==> flow/design.v <==
`timescale 1ns / 1ps
module convolution_stage2 (
          in1,
          in2,
          in3,
          in4,
          in5,
          in6,
          in7,
          in8,
          clk,
          rst,
          start,
          conv_out
  );
input [99:0] in1, in2, in3, in4, in5, in6, in7, in8;
input         clk, rst, start;
output reg [7:0] conv_out;
wire  [3:0]  in1_1, in1_2, in1_3, in1_4, in1_5, in1_6, in1_7, in1_8, in1_9, in1_10, in1_11, in1_12, in1_13;
wire [3:0]   in1_14, in1_15, in1_16, in1_17, in1_18, in1_19, in1_20, in1_21, in1_22, in1_23, in1_24, in1_25;
wire  [3:0]  in2_1, in2_2, in2_3, in2_4, in2_5, in2_6, in2_7, in2_8, in2_9, in2_10, in2_11, in2_12, in2_13;
wire [3:0]   in2_14, in2_15, in2_16, in2_17, in2_18, in2_19, in2_20, in2_21, in2_22, in2_23, in2_24, in2_25;
wire  [3:0]  in3_1, in3_2, in3_3, in3_4, in3_5, in3_6, in3_7, in3_8, in3_9, in3_10, in3_11, in3_12, in3_13;
wire [3:0]   in3_14, in3_15, in3_16, in3_17, in3_18, in3_19, in3_20, in3_21, in3_22, in3_23, in3_24, in3_25;
wire  [3:0]  in4_1, in4_2, in4_3, in4_4, in4_5, in4_6, in4_7, in4_8, in4_9, in4_10, in4_11, in4_12, in4_13;
wire [3:0]   in4_14, in4_15, in4_16, in4_17, in4_18, in4_19, in4_20, in4_21, in4_22, in4_23, in4_24, in4_25;
wire  [3:0]  in5_1, in5_2, in5_3, in5_4, in5_5, in5_6, in5_7, in5_8, in5_9, in5_10, in5_11, in5_12, in5_13;
wire [3:0]   in5_14, in5_15, in5_16, in5_17, in5_18, in5_19, in5_20, in5_21, in5_22, in5_23, in5_24, in5_25;
wire  [3:0]  in6_1, in6_2, in6_3, in6_4, in6_5, in6_6, in6_7, in6_8, in6_9, in6_10, in6_11, in6_12, in6_13;
wire [3:0]   in6_14, in6_15, in6_16, in6_17, in6_18, in6_19, in6_20, in6_21, in6_22, in6_23, in6_24, in6_25;
wire  [3:0]  in7_1, in7_2, in7_3, in7_4, in7_5, in7_6, in7_7, in7_8, in7_9, in7_10, in7_11, in7_12, in7_13;
wire [3:0]   in7_14, in7_15, in7_16, in7_17, in7_18, in7_19, in7_20, in7_21, in7_22, in7_23, in7_24, in7_25;
wire  [3:0]  in8_1, in8_2, in8_3, in8_4, in8_5, in8_6, in8_7, in8_8, in8_9, in8_10, in8_11, in8_12, in8_13;
wire [3:0]   in8_14, in8_15, in8_16, in8_17, in8_18, in8_19, in8_20, in8_21, in8_22, in8_23, in8_24, in8_25;
wire [8:0]   sum1, sum2, sum3, sum4;
wire  [7:0]  mul1_1, mul1_2, mul1_3, mul1_4, mul1_5, mul1_6, mul1_7, mul1_8, mul1_9, mul1_10, mul1_11, mul1_12, mul1_13;
wire [7:0]   mul1_14, mul1_15, mul1_16, mul1_17, mul1_18, mul1_19, mul1_20, mul1_21, mul1_22, mul1_23, mul1_24, mul1_25;
wire  [7:0]  mul2_1, mul2_2, mul2_3, mul2_4, mul2_5, mul2_6, mul2_7, mul2_8, mul2_9, mul2_10, mul2_11, mul2_12, mul2_13;
wire [7:0]   mul2_14, mul2_15, mul2_16, mul2_17, mul2_18, mul2_19, mul2_20, mul2_21, mul2_22, mul2_23, mul2_24, mul2_25;
wire  [7:0]  mul3_1, mul3_2, mul3_3, mul3_4, mul3_5, mul3_6, mul3_7, mul3_8, mul3_9, mul3_10, mul3_11, mul3_12, mul3_13;
wire [7:0]   mul3_14, mul3_15, mul3_16, mul3_17, mul3_18, mul3_19, mul3_20, mul3_21, mul3_22, mul3_23, mul3_24, mul3_25;
wire  [7:0]  mul4_1, mul4_2, mul4_3, mul4_4, mul4_5, mul4_6, mul4_7, mul4_8, mul4_9, mul4_10, mul4_11, mul4_12, mul4_13;
wire [7:0]   mul4_14, mul4_15, mul4_16, mul4_17, mul4_18, mul4_19, mul4_20, mul4_21, mul4_22, mul4_23, mul4_24, mul4_25;
wire [8:0]   temp_out;
always @ ( posedge clk ) begin
  if (rst) begin
  conv_out  <=  0;
  end
  else
    begin
      conv_out <= temp_out[7:0];
    end
end
assign in1_1 	= (start) ? in1[99:96]   	: 4'h0;
assign in1_2 	= (start) ? in1[95:92]   	: 4'h0;
assign in1_3 	= (start) ? in1[91:88]   	: 4'h0;
assign in1_4 	= (start) ? in1[87:84]   	: 4'h0;
assign in1_5 	= (start) ? in1[83:80]   	: 4'h0;
assign in1_6 	= (start) ? in1[79:76]   	: 4'h0;
assign in1_7 	= (start) ? in1[75:72]   	: 4'h0;
assign in1_8 	= (start) ? in1[71:68]   	: 4'h0;
assign in1_9 	= (start) ? in1[67:64]   	: 4'h0;
assign in1_10 	= (start) ? in1[63:60]  	: 4'h0;
assign in1_11 	= (start) ? in1[59:56]  	: 4'h0;
assign in1_12 	= (start) ? in1[55:52]  	: 4'h0;
assign in1_13 	= (start) ? in1[51:48]  	: 4'h0;
assign in1_14	= (start) ? in1[47:44]  	: 4'h0;
assign in1_15 	= (start) ? in1[43:40]  	: 4'h0;
assign in1_16 	= (start) ? in1[39:36]  	: 4'h0;
assign in1_17 	= (start) ? in1[35:32]  	: 4'h0;
assign in1_18 	= (start) ? in1[31:28]  	: 4'h0;
assign in1_19 	= (start) ? in1[27:24]  	: 4'h0;
assign in1_20 	= (start) ? in1[23:20]  	: 4'h0;
assign in1_21 	= (start) ? in1[19:16]  	: 4'h0;
assign in1_22 	= (start) ? in1[15:12]  	: 4'h0;
assign in1_23 	= (start) ? in1[11:8]   	: 4'h0;
assign in1_24 	= (start) ? in1[7:4]    	: 4'h0;
assign in1_25 	= (start) ? in1[3:0]   		: 4'h0;
assign in2_1 	= (start) ? in2[99:96]   	: 4'h0;
assign in2_2 	= (start) ? in2[95:92]   	: 4'h0;
assign in2_3 	= (start) ? in2[91:88]   	: 4'h0;
assign in2_4 	= (start) ? in2[87:84]   	: 4'h0;
assign in2_5 	= (start) ? in2[83:80]   	: 4'h0;
assign in2_6 	= (start) ? in2[79:76]   	: 4'h0;
assign in2_7 	= (start) ? in2[75:72]   	: 4'h0;
assign in2_8 	= (start) ? in2[71:68]   	: 4'h0;
assign in2_9 	= (start) ? in2[67:64]   	: 4'h0;
assign in2_10 	= (start) ? in2[63:60]  	: 4'h0;
assign in2_11 	= (start) ? in2[59:56]  	: 4'h0;
assign in2_12 	= (start) ? in2[55:52]  	: 4'h0;
assign in2_13 	= (start) ? in2[51:48]  	: 4'h0;
assign in2_14	= (start) ? in2[47:44]  	: 4'h0;
assign in2_15 	= (start) ? in2[43:40]  	: 4'h0;
assign in2_16 	= (start) ? in2[39:36]  	: 4'h0;
assign in2_17 	= (start) ? in2[35:32]  	: 4'h0;
assign in2_18 	= (start) ? in2[31:28]  	: 4'h0;
assign in2_19 	= (start) ? in2[27:24]  	: 4'h0;
assign in2_20 	= (start) ? in2[23:20]  	: 4'h0;
assign in2_21 	= (start) ? in2[19:16]  	: 4'h0;
assign in2_22 	= (start) ? in2[15:12]  	: 4'h0;
assign in2_23 	= (start) ? in2[11:8]   	: 4'h0;
assign in2_24 	= (start) ? in2[7:4]    	: 4'h0;
assign in2_25 	= (start) ? in2[3:0]   		: 4'h0;
assign in3_1 	= (start) ? in3[99:96]   	: 4'h0;
assign in3_2 	= (start) ? in3[95:92]   	: 4'h0;
assign in3_3 	= (start) ? in3[91:88]   	: 4'h0;
assign in3_4 	= (start) ? in3[87:84]   	: 4'h0;
assign in3_5 	= (start) ? in3[83:80]   	: 4'h0;
assign in3_6 	= (start) ? in3[79:76]   	: 4'h0;
assign in3_7 	= (start) ? in3[75:72]   	: 4'h0;
assign in3_8 	= (start) ? in3[71:68]   	: 4'h0;
assign in3_9 	= (start) ? in3[67:64]   	: 4'h0;
assign in3_10 	= (start) ? in3[63:60]  	: 4'h0;
assign in3_11 	= (start) ? in3[59:56]  	: 4'h0;
assign in3_12 	= (start) ? in3[55:52]  	: 4'h0;
assign in3_13 	= (start) ? in3[51:48]  	: 4'h0;
assign in3_14	= (start) ? in3[47:44]  	: 4'h0;
assign in3_15 	= (start) ? in3[43:40]  	: 4'h0;
assign in3_16 	= (start) ? in3[39:36]  	: 4'h0;
assign in3_17 	= (start) ? in3[35:32]  	: 4'h0;
assign in3_18 	= (start) ? in3[31:28]  	: 4'h0;
assign in3_19 	= (start) ? in3[27:24]  	: 4'h0;
assign in3_20 	= (start) ? in3[23:20]  	: 4'h0;
assign in3_21 	= (start) ? in3[19:16]  	: 4'h0;
assign in3_22 	= (start) ? in3[15:12]  	: 4'h0;
assign in3_23 	= (start) ? in3[11:8]   	: 4'h0;
assign in3_24 	= (start) ? in3[7:4]    	: 4'h0;
assign in3_25 	= (start) ? in3[3:0]   		: 4'h0;
assign in4_1 	= (start) ? in4[99:96]   	: 4'h0;
assign in4_2 	= (start) ? in4[95:92]   	: 4'h0;
assign in4_3 	= (start) ? in4[91:88]   	: 4'h0;
assign in4_4 	= (start) ? in4[87:84]   	: 4'h0;
assign in4_5 	= (start) ? in4[83:80]   	: 4'h0;
assign in4_6 	= (start) ? in4[79:76]   	: 4'h0;
assign in4_7 	= (start) ? in4[75:72]   	: 4'h0;
assign in4_8 	= (start) ? in4[71:68]   	: 4'h0;
assign in4_9 	= (start) ? in4[67:64]   	: 4'h0;
assign in4_10 	= (start) ? in4[63:60]  	: 4'h0;
assign in4_11 	= (start) ? in4[59:56]  	: 4'h0;
assign in4_12 	= (start) ? in4[55:52]  	: 4'h0;
assign in4_13 	= (start) ? in4[51:48]  	: 4'h0;
assign in4_14	= (start) ? in4[47:44]  	: 4'h0;
assign in4_15 	= (start) ? in4[43:40]  	: 4'h0;
assign in4_16 	= (start) ? in4[39:36]  	: 4'h0;
assign in4_17 	= (start) ? in4[35:32]  	: 4'h0;
assign in4_18 	= (start) ? in4[31:28]  	: 4'h0;
assign in4_19 	= (start) ? in4[27:24]  	: 4'h0;
assign in4_20 	= (start) ? in4[23:20]  	: 4'h0;
assign in4_21 	= (start) ? in4[19:16]  	: 4'h0;
assign in4_22 	= (start) ? in4[15:12]  	: 4'h0;
assign in4_23 	= (start) ? in4[11:8]   	: 4'h0;
assign in4_24 	= (start) ? in4[7:4]    	: 4'h0;
assign in4_25 	= (start) ? in4[3:0]   		: 4'h0;
assign in5_1 	= (start) ? in5[99:96]   	: 4'h0;
assign in5_2 	= (start) ? in5[95:92]   	: 4'h0;
assign in5_3 	= (start) ? in5[91:88]   	: 4'h0;
assign in5_4 	= (start) ? in5[87:84]   	: 4'h0;
assign in5_5 	= (start) ? in5[83:80]   	: 4'h0;
assign in5_6 	= (start) ? in5[79:76]   	: 4'h0;
assign in5_7 	= (start) ? in5[75:72]   	: 4'h0;
assign in5_8 	= (start) ? in5[71:68]   	: 4'h0;
assign in5_9 	= (start) ? in5[67:64]   	: 4'h0;
assign in5_10 	= (start) ? in5[63:60]  	: 4'h0;
assign in5_11 	= (start) ? in5[59:56]  	: 4'h0;
assign in5_12 	= (start) ? in5[55:52]  	: 4'h0;
assign in5_13 	= (start) ? in5[51:48]  	: 4'h0;
assign in5_14	= (start) ? in5[47:44]  	: 4'h0;
assign in5_15 	= (start) ? in5[43:40]  	: 4'h0;
assign in5_16 	= (start) ? in5[39:36]  	: 4'h0;
assign in5_17 	= (start) ? in5[35:32]  	: 4'h0;
assign in5_18 	= (start) ? in5[31:28]  	: 4'h0;
assign in5_19 	= (start) ? in5[27:24]  	: 4'h0;
assign in5_20 	= (start) ? in5[23:20]  	: 4'h0;
assign in5_21 	= (start) ? in5[19:16]  	: 4'h0;
assign in5_22 	= (start) ? in5[15:12]  	: 4'h0;
assign in5_23 	= (start) ? in5[11:8]   	: 4'h0;
assign in5_24 	= (start) ? in5[7:4]    	: 4'h0;
assign in5_25 	= (start) ? in5[3:0]   		: 4'h0;
assign in6_1 	= (start) ? in6[99:96]   	: 4'h0;
assign in6_2 	= (start) ? in6[95:92]   	: 4'h0;
assign in6_3 	= (start) ? in6[91:88]   	: 4'h0;
assign in6_4 	= (start) ? in6[87:84]   	: 4'h0;
assign in6_5 	= (start) ? in6[83:80]   	: 4'h0;
assign in6_6 	= (start) ? in6[79:76]   	: 4'h0;
assign in6_7 	= (start) ? in6[75:72]   	: 4'h0;
assign in6_8 	= (start) ? in6[71:68]   	: 4'h0;
assign in6_9 	= (start) ? in6[67:64]   	: 4'h0;
assign in6_10 	= (start) ? in6[63:60]  	: 4'h0;
assign in6_11 	= (start) ? in6[59:56]  	: 4'h0;
assign in6_12 	= (start) ? in6[55:52]  	: 4'h0;
assign in6_13 	= (start) ? in6[51:48]  	: 4'h0;
assign in6_14	= (start) ? in6[47:44]  	: 4'h0;
assign in6_15 	= (start) ? in6[43:40]  	: 4'h0;
assign in6_16 	= (start) ? in6[39:36]  	: 4'h0;
assign in6_17 	= (start) ? in6[35:32]  	: 4'h0;
assign in6_18 	= (start) ? in6[31:28]  	: 4'h0;
assign in6_19 	= (start) ? in6[27:24]  	: 4'h0;
assign in6_20 	= (start) ? in6[23:20]  	: 4'h0;
assign in6_21 	= (start) ? in6[19:16]  	: 4'h0;
assign in6_22 	= (start) ? in6[15:12]  	: 4'h0;
assign in6_23 	= (start) ? in6[11:8]   	: 4'h0;
assign in6_24 	= (start) ? in6[7:4]    	: 4'h0;
assign in6_25 	= (start) ? in6[3:0]   		: 4'h0;
assign in7_1 	= (start) ? in7[99:96]   	: 4'h0;
assign in7_2 	= (start) ? in7[95:92]   	: 4'h0;
assign in7_3 	= (start) ? in7[91:88]   	: 4'h0;
assign in7_4 	= (start) ? in7[87:84]   	: 4'h0;
assign in7_5 	= (start) ? in7[83:80]   	: 4'h0;
assign in7_6 	= (start) ? in7[79:76]   	: 4'h0;
assign in7_7 	= (start) ? in7[75:72]   	: 4'h0;
assign in7_8 	= (start) ? in7[71:68]   	: 4'h0;
assign in7_9 	= (start) ? in7[67:64]   	: 4'h0;
assign in7_10 	= (start) ? in7[63:60]  	: 4'h0;
assign in7_11 	= (start) ? in7[59:56]  	: 4'h0;
assign in7_12 	= (start) ? in7[55:52]  	: 4'h0;
assign in7_13 	= (start) ? in7[51:48]  	: 4'h0;
assign in7_14	= (start) ? in7[47:44]  	: 4'h0;
assign in7_15 	= (start) ? in7[43:40]  	: 4'h0;
assign in7_16 	= (start) ? in7[39:36]  	: 4'h0;
assign in7_17 	= (start) ? in7[35:32]  	: 4'h0;
assign in7_18 	= (start) ? in7[31:28]  	: 4'h0;
assign in7_19 	= (start) ? in7[27:24]  	: 4'h0;
assign in7_20 	= (start) ? in7[23:20]  	: 4'h0;
assign in7_21 	= (start) ? in7[19:16]  	: 4'h0;
assign in7_22 	= (start) ? in7[15:12]  	: 4'h0;
assign in7_23 	= (start) ? in7[11:8]   	: 4'h0;
assign in7_24 	= (start) ? in7[7:4]    	: 4'h0;
assign in7_25 	= (start) ? in7[3:0]   		: 4'h0;
assign in8_1 	= (start) ? in8[99:96]   	: 4'h0;
assign in8_2 	= (start) ? in8[95:92]   	: 4'h0;
assign in8_3 	= (start) ? in8[91:88]   	: 4'h0;
assign in8_4 	= (start) ? in8[87:84]   	: 4'h0;
assign in8_5 	= (start) ? in8[83:80]   	: 4'h0;
assign in8_6 	= (start) ? in8[79:76]   	: 4'h0;
assign in8_7 	= (start) ? in8[75:72]   	: 4'h0;
assign in8_8 	= (start) ? in8[71:68]   	: 4'h0;
assign in8_9 	= (start) ? in8[67:64]   	: 4'h0;
assign in8_10 	= (start) ? in8[63:60]  	: 4'h0;
assign in8_11 	= (start) ? in8[59:56]  	: 4'h0;
assign in8_12 	= (start) ? in8[55:52]  	: 4'h0;
assign in8_13 	= (start) ? in8[51:48]  	: 4'h0;
assign in8_14	= (start) ? in8[47:44]  	: 4'h0;
assign in8_15 	= (start) ? in8[43:40]  	: 4'h0;
assign in8_16 	= (start) ? in8[39:36]  	: 4'h0;
assign in8_17 	= (start) ? in8[35:32]  	: 4'h0;
assign in8_18 	= (start) ? in8[31:28]  	: 4'h0;
assign in8_19 	= (start) ? in8[27:24]  	: 4'h0;
assign in8_20 	= (start) ? in8[23:20]  	: 4'h0;
assign in8_21 	= (start) ? in8[19:16]  	: 4'h0;
assign in8_22 	= (start) ? in8[15:12]  	: 4'h0;
assign in8_23 	= (start) ? in8[11:8]   	: 4'h0;
assign in8_24 	= (start) ? in8[7:4]    	: 4'h0;
assign in8_25 	= (start) ? in8[3:0]   		: 4'h0;
assign mul1_1 = (start) ? (in1_1 * in5_1) : 8'h00;
assign mul1_2 = (start) ? (in1_2 * in5_2) : 8'h00;
assign mul1_3 = (start) ? (in1_3 * in5_3) : 8'h00;
assign mul1_4 = (start) ? (in1_4 * in5_4) : 8'h00;
assign mul1_5 = (start) ? (in1_5 * in5_5) : 8'h00;
assign mul1_6 = (start) ? (in1_6 * in5_6) : 8'h00;
assign mul1_7 = (start) ? (in1_7 * in5_7) : 8'h00;
assign mul1_8 = (start) ? (in1_8 * in5_8) : 8'h00;
assign mul1_9 = (start) ? (in1_9 * in5_9) : 8'h00;
assign mul1_10 = (start) ? (in1_10 * in5_10) : 8'h00;
assign mul1_11 = (start) ? (in1_11 * in5_11) : 8'h00;
assign mul1_12 = (start) ? (in1_12 * in5_12) : 8'h00;
assign mul1_13 = (start) ? (in1_13 * in5_13) : 8'h00;
assign mul1_14 = (start) ? (in1_14 * in5_14) : 8'h00;
assign mul1_15 = (start) ? (in1_15 * in5_15) : 8'h00;
assign mul1_16 = (start) ? (in1_16 * in5_16) : 8'h00;
assign mul1_17 = (start) ? (in1_17 * in5_17) : 8'h00;
assign mul1_18 = (start) ? (in1_18 * in5_18) : 8'h00;
assign mul1_19 = (start) ? (in1_19 * in5_19) : 8'h00;
assign mul1_20 = (start) ? (in1_20 * in5_20) : 8'h00;
assign mul1_21 = (start) ? (in1_21 * in5_21) : 8'h00;
assign mul1_22 = (start) ? (in1_22 * in5_22) : 8'h00;
assign mul1_23 = (start) ? (in1_23 * in5_23) : 8'h00;
assign mul1_24 = (start) ? (in1_24 * in5_24) : 8'h00;
assign mul1_25 = (start) ? (in1_25 * in5_25) : 8'h00;
assign mul2_1 = (start) ? (in2_1 * in6_1) : 8'h00;
assign mul2_2 = (start) ? (in2_2 * in6_2) : 8'h00;
assign mul2_3 = (start) ? (in2_3 * in6_3) : 8'h00;
assign mul2_4 = (start) ? (in2_4 * in6_4) : 8'h00;
assign mul2_5 = (start) ? (in2_5 * in6_5) : 8'h00;
assign mul2_6 = (start) ? (in2_6 * in6_6) : 8'h00;
assign mul2_7 = (start) ? (in2_7 * in6_7) : 8'h00;
assign mul2_8 = (start) ? (in2_8 * in6_8) : 8'h00;
assign mul2_9 = (start) ? (in2_9 * in6_9) : 8'h00;
assign mul2_10 = (start) ? (in2_10 * in6_10) : 8'h00;
assign mul2_11 = (start) ? (in2_11 * in6_11) : 8'h00;
assign mul2_12 = (start) ? (in2_12 * in6_12) : 8'h00;
assign mul2_13 = (start) ? (in2_13 * in6_13) : 8'h00;
assign mul2_14 = (start) ? (in2_14 * in6_14) : 8'h00;
assign mul2_15 = (start) ? (in2_15 * in6_15) : 8'h00;
assign mul2_16 = (start) ? (in2_16 * in6_16) : 8'h00;
assign mul2_17 = (start) ? (in2_17 * in6_17) : 8'h00;
assign mul2_18 = (start) ? (in2_18 * in6_18) : 8'h00;
assign mul2_19 = (start) ? (in2_19 * in6_19) : 8'h00;
assign mul2_20 = (start) ? (in2_20 * in6_20) : 8'h00;
assign mul2_21 = (start) ? (in2_21 * in6_21) : 8'h00;
assign mul2_22 = (start) ? (in2_22 * in6_22) : 8'h00;
assign mul2_23 = (start) ? (in2_23 * in6_23) : 8'h00;
assign mul2_24 = (start) ? (in2_24 * in6_24) : 8'h00;
assign mul2_25 = (start) ? (in2_25 * in6_25) : 8'h00;
assign mul3_1 = (start) ? (in3_1 * in7_1) : 8'h00;
assign mul3_2 = (start) ? (in3_2 * in7_2) : 8'h00;
assign mul3_3 = (start) ? (in3_3 * in7_3) : 8'h00;
assign mul3_4 = (start) ? (in3_4 * in7_4) : 8'h00;
assign mul3_5 = (start) ? (in3_5 * in7_5) : 8'h00;
assign mul3_6 = (start) ? (in3_6 * in7_6) : 8'h00;
assign mul3_7 = (start) ? (in3_7 * in7_7) : 8'h00;
assign mul3_8 = (start) ? (in3_8 * in7_8) : 8'h00;
assign mul3_9 = (start) ? (in3_9 * in7_9) : 8'h00;
assign mul3_10 = (start) ? (in3_10 * in7_10) : 8'h00;
assign mul3_11 = (start) ? (in3_11 * in7_11) : 8'h00;
assign mul3_12 = (start) ? (in3_12 * in7_12) : 8'h00;
assign mul3_13 = (start) ? (in3_13 * in7_13) : 8'h00;
assign mul3_14 = (start) ? (in3_14 * in7_14) : 8'h00;
assign mul3_15 = (start) ? (in3_15 * in7_15) : 8'h00;
assign mul3_16 = (start) ? (in3_16 * in7_16) : 8'h00;
assign mul3_17 = (start) ? (in3_17 * in7_17) : 8'h00;
assign mul3_18 = (start) ? (in3_18 * in7_18) : 8'h00;
assign mul3_19 = (start) ? (in3_19 * in7_19) : 8'h00;
assign mul3_20 = (start) ? (in3_20 * in7_20) : 8'h00;
assign mul3_21 = (start) ? (in3_21 * in7_21) : 8'h00;
assign mul3_22 = (start) ? (in3_22 * in7_22) : 8'h00;
assign mul3_23 = (start) ? (in3_23 * in7_23) : 8'h00;
assign mul3_24 = (start) ? (in3_24 * in7_24) : 8'h00;
assign mul3_25 = (start) ? (in3_25 * in7_25) : 8'h00;
assign mul4_1 = (start) ? (in4_1 * in8_1) : 8'h00;
assign mul4_2 = (start) ? (in4_2 * in8_2) : 8'h00;
assign mul4_3 = (start) ? (in4_3 * in8_3) : 8'h00;
assign mul4_4 = (start) ? (in4_4 * in8_4) : 8'h00;
assign mul4_5 = (start) ? (in4_5 * in8_5) : 8'h00;
assign mul4_6 = (start) ? (in4_6 * in8_6) : 8'h00;
assign mul4_7 = (start) ? (in4_7 * in8_7) : 8'h00;
assign mul4_8 = (start) ? (in4_8 * in8_8) : 8'h00;
assign mul4_9 = (start) ? (in4_9 * in8_9) : 8'h00;
assign mul4_10 = (start) ? (in4_10 * in8_10) : 8'h00;
assign mul4_11 = (start) ? (in4_11 * in8_11) : 8'h00;
assign mul4_12 = (start) ? (in4_12 * in8_12) : 8'h00;
assign mul4_13 = (start) ? (in4_13 * in8_13) : 8'h00;
assign mul4_14 = (start) ? (in4_14 * in8_14) : 8'h00;
assign mul4_15 = (start) ? (in4_15 * in8_15) : 8'h00;
assign mul4_16 = (start) ? (in4_16 * in8_16) : 8'h00;
assign mul4_17 = (start) ? (in4_17 * in8_17) : 8'h00;
assign mul4_18 = (start) ? (in4_18 * in8_18) : 8'h00;
assign mul4_19 = (start) ? (in4_19 * in8_19) : 8'h00;
assign mul4_20 = (start) ? (in4_20 * in8_20) : 8'h00;
assign mul4_21 = (start) ? (in4_21 * in8_21) : 8'h00;
assign mul4_22 = (start) ? (in4_22 * in8_22) : 8'h00;
assign mul4_23 = (start) ? (in4_23 * in8_23) : 8'h00;
assign mul4_24 = (start) ? (in4_24 * in8_24) : 8'h00;
assign mul4_25 = (start) ? (in4_25 * in8_25) : 8'h00;
assign sum1 = mul1_1 + mul1_2 + mul1_3 + mul1_4 + mul1_5 + mul1_6 + mul1_7 + mul1_8 + mul1_9 + mul1_10 + mul1_11 + mul1_12 + mul1_13 + mul1_14 +
              mul1_15 + mul1_16 + mul1_17 + mul1_18 + mul1_19 + mul1_20 + mul1_21 + mul1_22 + mul1_23 + mul1_24 + mul1_25;
assign sum2 = mul2_1 + mul2_2 + mul2_3 + mul2_4 + mul2_5 + mul2_6 + mul2_7 + mul2_8 + mul2_9 + mul2_10 + mul2_11 + mul2_12 + mul2_13 + mul2_14 +
              mul2_15 + mul2_16 + mul2_17 + mul2_18 + mul2_19 + mul2_20 + mul2_21 + mul2_22 + mul2_23 + mul2_24 + mul2_25;
assign sum3 = mul3_1 + mul3_2 + mul3_3 + mul3_4 + mul3_5 + mul3_6 + mul3_7 + mul3_8 + mul3_9 + mul3_10 + mul3_11 + mul3_12 + mul3_13 + mul3_14 +
              mul3_15 + mul3_16 + mul3_17 + mul3_18 + mul3_19 + mul3_20 + mul3_21 + mul3_22 + mul3_23 + mul3_24 + mul3_25;
assign sum4 = mul4_1 + mul4_2 + mul4_3 + mul4_4 + mul4_5 + mul4_6 + mul4_7 + mul4_8 + mul4_9 + mul4_10 + mul4_11 + mul4_12 + mul4_13 + mul4_14 +
              mul4_15 + mul4_16 + mul4_17 + mul4_18 + mul4_19 + mul4_20 + mul4_21 + mul4_22 + mul4_23 + mul4_24 + mul4_25;
assign temp_out = sum1  + sum2 + sum3  + sum4;
endmodule  
Tool chain data of convolution_stage2 --
The steps from the RTL of convolution_stage2 to its reports follow in flow order. Line numbers count from 1 in the design file above. Operators: Yosys type, input widths -> output width; for muxes data width and select width s. Library cell names are shortened. The mark n/a stands for no value.
Design: top module convolution_stage2, clock clk, standard-cell library sky130hd, timing corner tt_025C_1v80

After elaboration --
Source: Yosys, flattened and elaborated, memories not mapped. Widths are those after wreduce; folded enables and synchronous resets count as part of the registers. Registers that Yosys merges into a memory's read port (data or address) are not register bits. Print and check cells do not count. Equal cells are merged and count once.
Cells by class: add/subtract/negate cells 99, multipliers 100, multiplexer cells 300
Operator list (number):
- $mul 4x4->8 | 100
- $mux 8 | 100
- $mux 4 | 200
- $add 8x8->8 | 99
Storage and ports: bits in registers 8, bits of input ports 803, output and inout bits 8, word-level cells 500

Logic depth --
Depth = most cells in a row (Yosys ltp): at word level without a register or memory, in the mapped netlist without a sequential cell, where the memories' decode and read muxes count.
Logic depth: depth in word-level cells 30, ABC_AREA 0, mapped depth 44, gate-level depth less buffers 41

After synthesis --
Source: synth_stat.txt of the flow (Yosys; design flattened, memories mapped). It holds for the ABC_AREA given above (unset counts as 0); a run with the other value may have another netlist.
Cells by type (number):
- fa_1 | 992
- ha_1 | 1266
- and3_1 | 1092
- inv_1 | 1245
- xnor2_1 | 386
- nand3_1 | 510
- a21oi_1 | 286
- a21o_1 | 184
- xor2_1 | 154
- nand2_1 | 351
- clkbuf_1 | 239
- nor2_1 | 202
- and2_1 | 89
- o21bai_1 | 55
- xnor3_1 | 17
- o21ai_0 | 66
- nand2b_1 | 28
- dfxtp_1 | 8
Not listed: further types 14, cells in them 73.
Synthesis totals: cell count 7243, mapped area 62821.5 um^2, flip-flops 8, buffers 244

Timing after synthesis --
Source: OpenSTA report_checks on the synthesized netlist (no wires, ideal clock, input and output delay 20% of the period each), path of least setup slack; recovery checks are left aside. Register names are those of the netlist, which keeps one name where synthesis merged equal registers.
Path post-synthesis: path type input to register, start point in start, end point reg conv_out[7], clock period 14.0 ns, input delay 2.800 ns, setup time 0.070 ns, time at the first pin 2.800 ns, data arrival time 13.247 ns, path slack 0.683 ns, delay of the path 10.517 ns, driving pins on the path 41, path buffers 4, period reached after synthesis 13.317 ns
"delay of the path" = arrival - input delay + setup time. "driving pins on the path": output pins that drive a net of the path, with the launching flip-flop's if there is one; two outputs of one cell count as two. "period reached after synthesis" is the clock period less the worst setup slack; recovery checks do not enter. This is arithmetic on one report: input and output delays are still those of the set period (20% each). Between the ends stands the longest chain of elaborated cells between them, by number of cells; it is not shown to be the way that was timed. Of several equally long chains one is given. A line is the first line of the expression or statement that the cell stems from. Yosys adds cells for indexed reads and writes and turns some case tables into memories.
Between the ends, post-synthesis: path through clkbuf_1 -> clkbuf_1 -> clkbuf_1 -> clkbuf_1 -> nand3_1 -> fa_1 -> fa_1 -> inv_1 -> fa_1 -> a21o_1 -> a21oi_1 -> xor2_1 -> nor2_1 -> fa_1 -> inv_1 -> fa_1 -> inv_1 -> fa_1 -> [5 not listed] -> inv_1 -> fa_1 -> inv_1 -> fa_1 -> fa_1 -> fa_1 -> inv_1 -> fa_1 -> xnor2_1 -> xnor2_1 -> xnor2_1 -> xnor2_1 -> xnor2_1 -> xnor2_1 -> xnor2_1 -> and3_2 -> a211o_1 -> a21oi_1, cells in the longest elaborated chain 30
RTL lines, path post-synthesis:
- start: declaration | line 17 | input         clk, rst, start;
- $mux 4 | line 54 | assign in1_1 = (start) ? in1[99:96] : 4'h0;
- $mul 4x4->8 | line 254 | assign mul1_1 = (start) ? (in1_1 * in5_1) : 8'h00;
- $mux 8 | line 254
- $add 8x8->8 (24 in a row) | line 354 | assign sum1 = mul1_1 + mul1_2 + mul1_3 + mul1_4 + mul1_5 + mul1_6 + mul1_7 + mul1_8 + mul1_9 + mul1_10 + mul1_ ...
- $add 8x8->8 (3 in a row) | line 362 | assign temp_out = sum1  + sum2 + sum3  + sum4;
- end: assignment | line 47 | conv_out  <=  0;
- end: assignment | line 51 | conv_out <= temp_out[7:0];
- end: declaration | line 18 | output reg [7:0] conv_out;

Path in the finished layout --
From the final timing report of run B: the path of least setup slack in the routed layout; clock arrival at registers is part of the times.
Path after layout: path type input to register, start point in start, end point reg conv_out[7], clock period 14.0 ns, input delay 2.80 ns, setup time 0.07 ns, time at the first pin 2.80 ns, data arrival time 13.55 ns, path slack 0.62 ns, driving pins on the path 38, path buffers 3
Between the ends stands the longest chain of elaborated cells between them, by number of cells; it is not shown to be the way that was timed. Of several equally long chains one is given.
Between the ends, after layout: path through buf_12 -> buf_12 -> buf_4 -> nand3_1 -> fa_1 -> fa_1 -> inv_1 -> ha_1 -> a21o_1 -> a21oi_1 -> xor2_1 -> nor2_1 -> fa_1 -> fa_1 -> inv_1 -> fa_1 -> inv_1 -> fa_1 -> [2 not listed] -> inv_1 -> fa_1 -> inv_1 -> fa_1 -> fa_1 -> fa_1 -> inv_1 -> fa_1 -> xnor2_1 -> xnor2_1 -> xnor2_1 -> xnor2_1 -> xnor2_1 -> xnor2_1 -> xnor2_1 -> and3_2 -> a211o_1 -> a21oi_1, cells in the longest elaborated chain 30
RTL lines, path after layout:
- start: declaration | line 17 | input         clk, rst, start;
- $mux 4 | line 54 | assign in1_1 = (start) ? in1[99:96] : 4'h0;
- $mul 4x4->8 | line 254 | assign mul1_1 = (start) ? (in1_1 * in5_1) : 8'h00;
- $mux 8 | line 254
- $add 8x8->8 (24 in a row) | line 354 | assign sum1 = mul1_1 + mul1_2 + mul1_3 + mul1_4 + mul1_5 + mul1_6 + mul1_7 + mul1_8 + mul1_9 + mul1_10 + mul1_ ...
- $add 8x8->8 (3 in a row) | line 362 | assign temp_out = sum1  + sum2 + sum3  + sum4;
- end: assignment | line 47 | conv_out  <=  0;
- end: assignment | line 51 | conv_out <= temp_out[7:0];
- end: declaration | line 18 | output reg [7:0] conv_out;

Memo
Re: implementation data of convolution_stage2

Below are 2 stored runs of the flow (Yosys, OpenROAD; platform sky130hd) on convolution_stage2, each with its settings and what was measured, unordered. Constraints: input delay and output delay 20% of the set period each, output load 0.01 pF.
By "reached clock period" is meant the clock period of the run minus its worst setup slack. This is arithmetic on one report: input and output delays are still those of the set period (20% each).

[run A] flow files
==> flow/run.sh <==
#!/bin/bash
# the make line also repeats the synthesis and layout settings of config.mk as NAME=value (left out here)
make -C /OpenROAD-flow-scripts/flow DESIGN_CONFIG=/design/flow/config.mk WORK_HOME=/design/flow/orfs CLKGATE_MAP_FILE= finish
==> flow/config.mk <==
export PLATFORM = sky130hd
export DESIGN_NAME = convolution_stage2
export DESIGN_NICKNAME = convolution_stage2
export VERILOG_FILES = /design/flow/design.v
export SDC_FILE = /design/flow/constraint.sdc
export NUM_CORES = 4
export LEC_CHECK = 0
export CAP_MARGIN = 20
export CELL_PAD_IN_SITES_DETAIL_PLACEMENT = 1
export CELL_PAD_IN_SITES_GLOBAL_PLACEMENT = 1
export CORE_ASPECT_RATIO = 1.35
export CORE_MARGIN = 2
export CORE_UTILIZATION = 64
export CTS_CLUSTER_SIZE = 33
export GPL_ROUTABILITY_DRIVEN = 1
export HOLD_SLACK_MARGIN = 0.11
export MAX_ROUTING_LAYER = met5
export SETUP_SLACK_MARGIN = 3.22
export SLEW_MARGIN = 20
==> flow/constraint.sdc <==
create_clock -name core_clock -period 14.0 [get_ports {clk}]
set_input_delay 2.8000 -clock core_clock [delete_from_list [all_inputs] [get_ports {clk}]]
set_output_delay 2.8000 -clock core_clock [all_outputs]
set_load 0.01 [all_outputs]

[run A] result: unfinished; error DPL-0033 in placement

[run B] flow files
==> flow/run.sh <==
#!/bin/bash
# the make line also repeats the synthesis and layout settings of config.mk as NAME=value (left out here)
make -C /OpenROAD-flow-scripts/flow DESIGN_CONFIG=/design/flow/config.mk WORK_HOME=/design/flow/orfs CLKGATE_MAP_FILE= finish
==> flow/config.mk <==
export PLATFORM = sky130hd
export DESIGN_NAME = convolution_stage2
export DESIGN_NICKNAME = convolution_stage2
export VERILOG_FILES = /design/flow/design.v
export SDC_FILE = /design/flow/constraint.sdc
export NUM_CORES = 4
export LEC_CHECK = 0
export CAP_MARGIN = 20
export CELL_PAD_IN_SITES_GLOBAL_PLACEMENT = 3
export CORE_MARGIN = 2
export CORE_UTILIZATION = 27
export SLEW_MARGIN = 10
==> flow/constraint.sdc <==
create_clock -name core_clock -period 14.0 [get_ports {clk}]
set_input_delay 2.8000 -clock core_clock [delete_from_list [all_inputs] [get_ports {clk}]]
set_output_delay 2.8000 -clock core_clock [all_outputs]
set_load 0.01 [all_outputs]

[run B] result: worst slack on setup checks 0.616 ns; standard-cell area after routing 75202.1 um^2; area of the synthesized netlist 62821.5 um^2; reached clock period 13.384 ns; utilization of the finished layout 32.4%; final worst hold slack 3.387 ns; full die area 236546.0 um^2
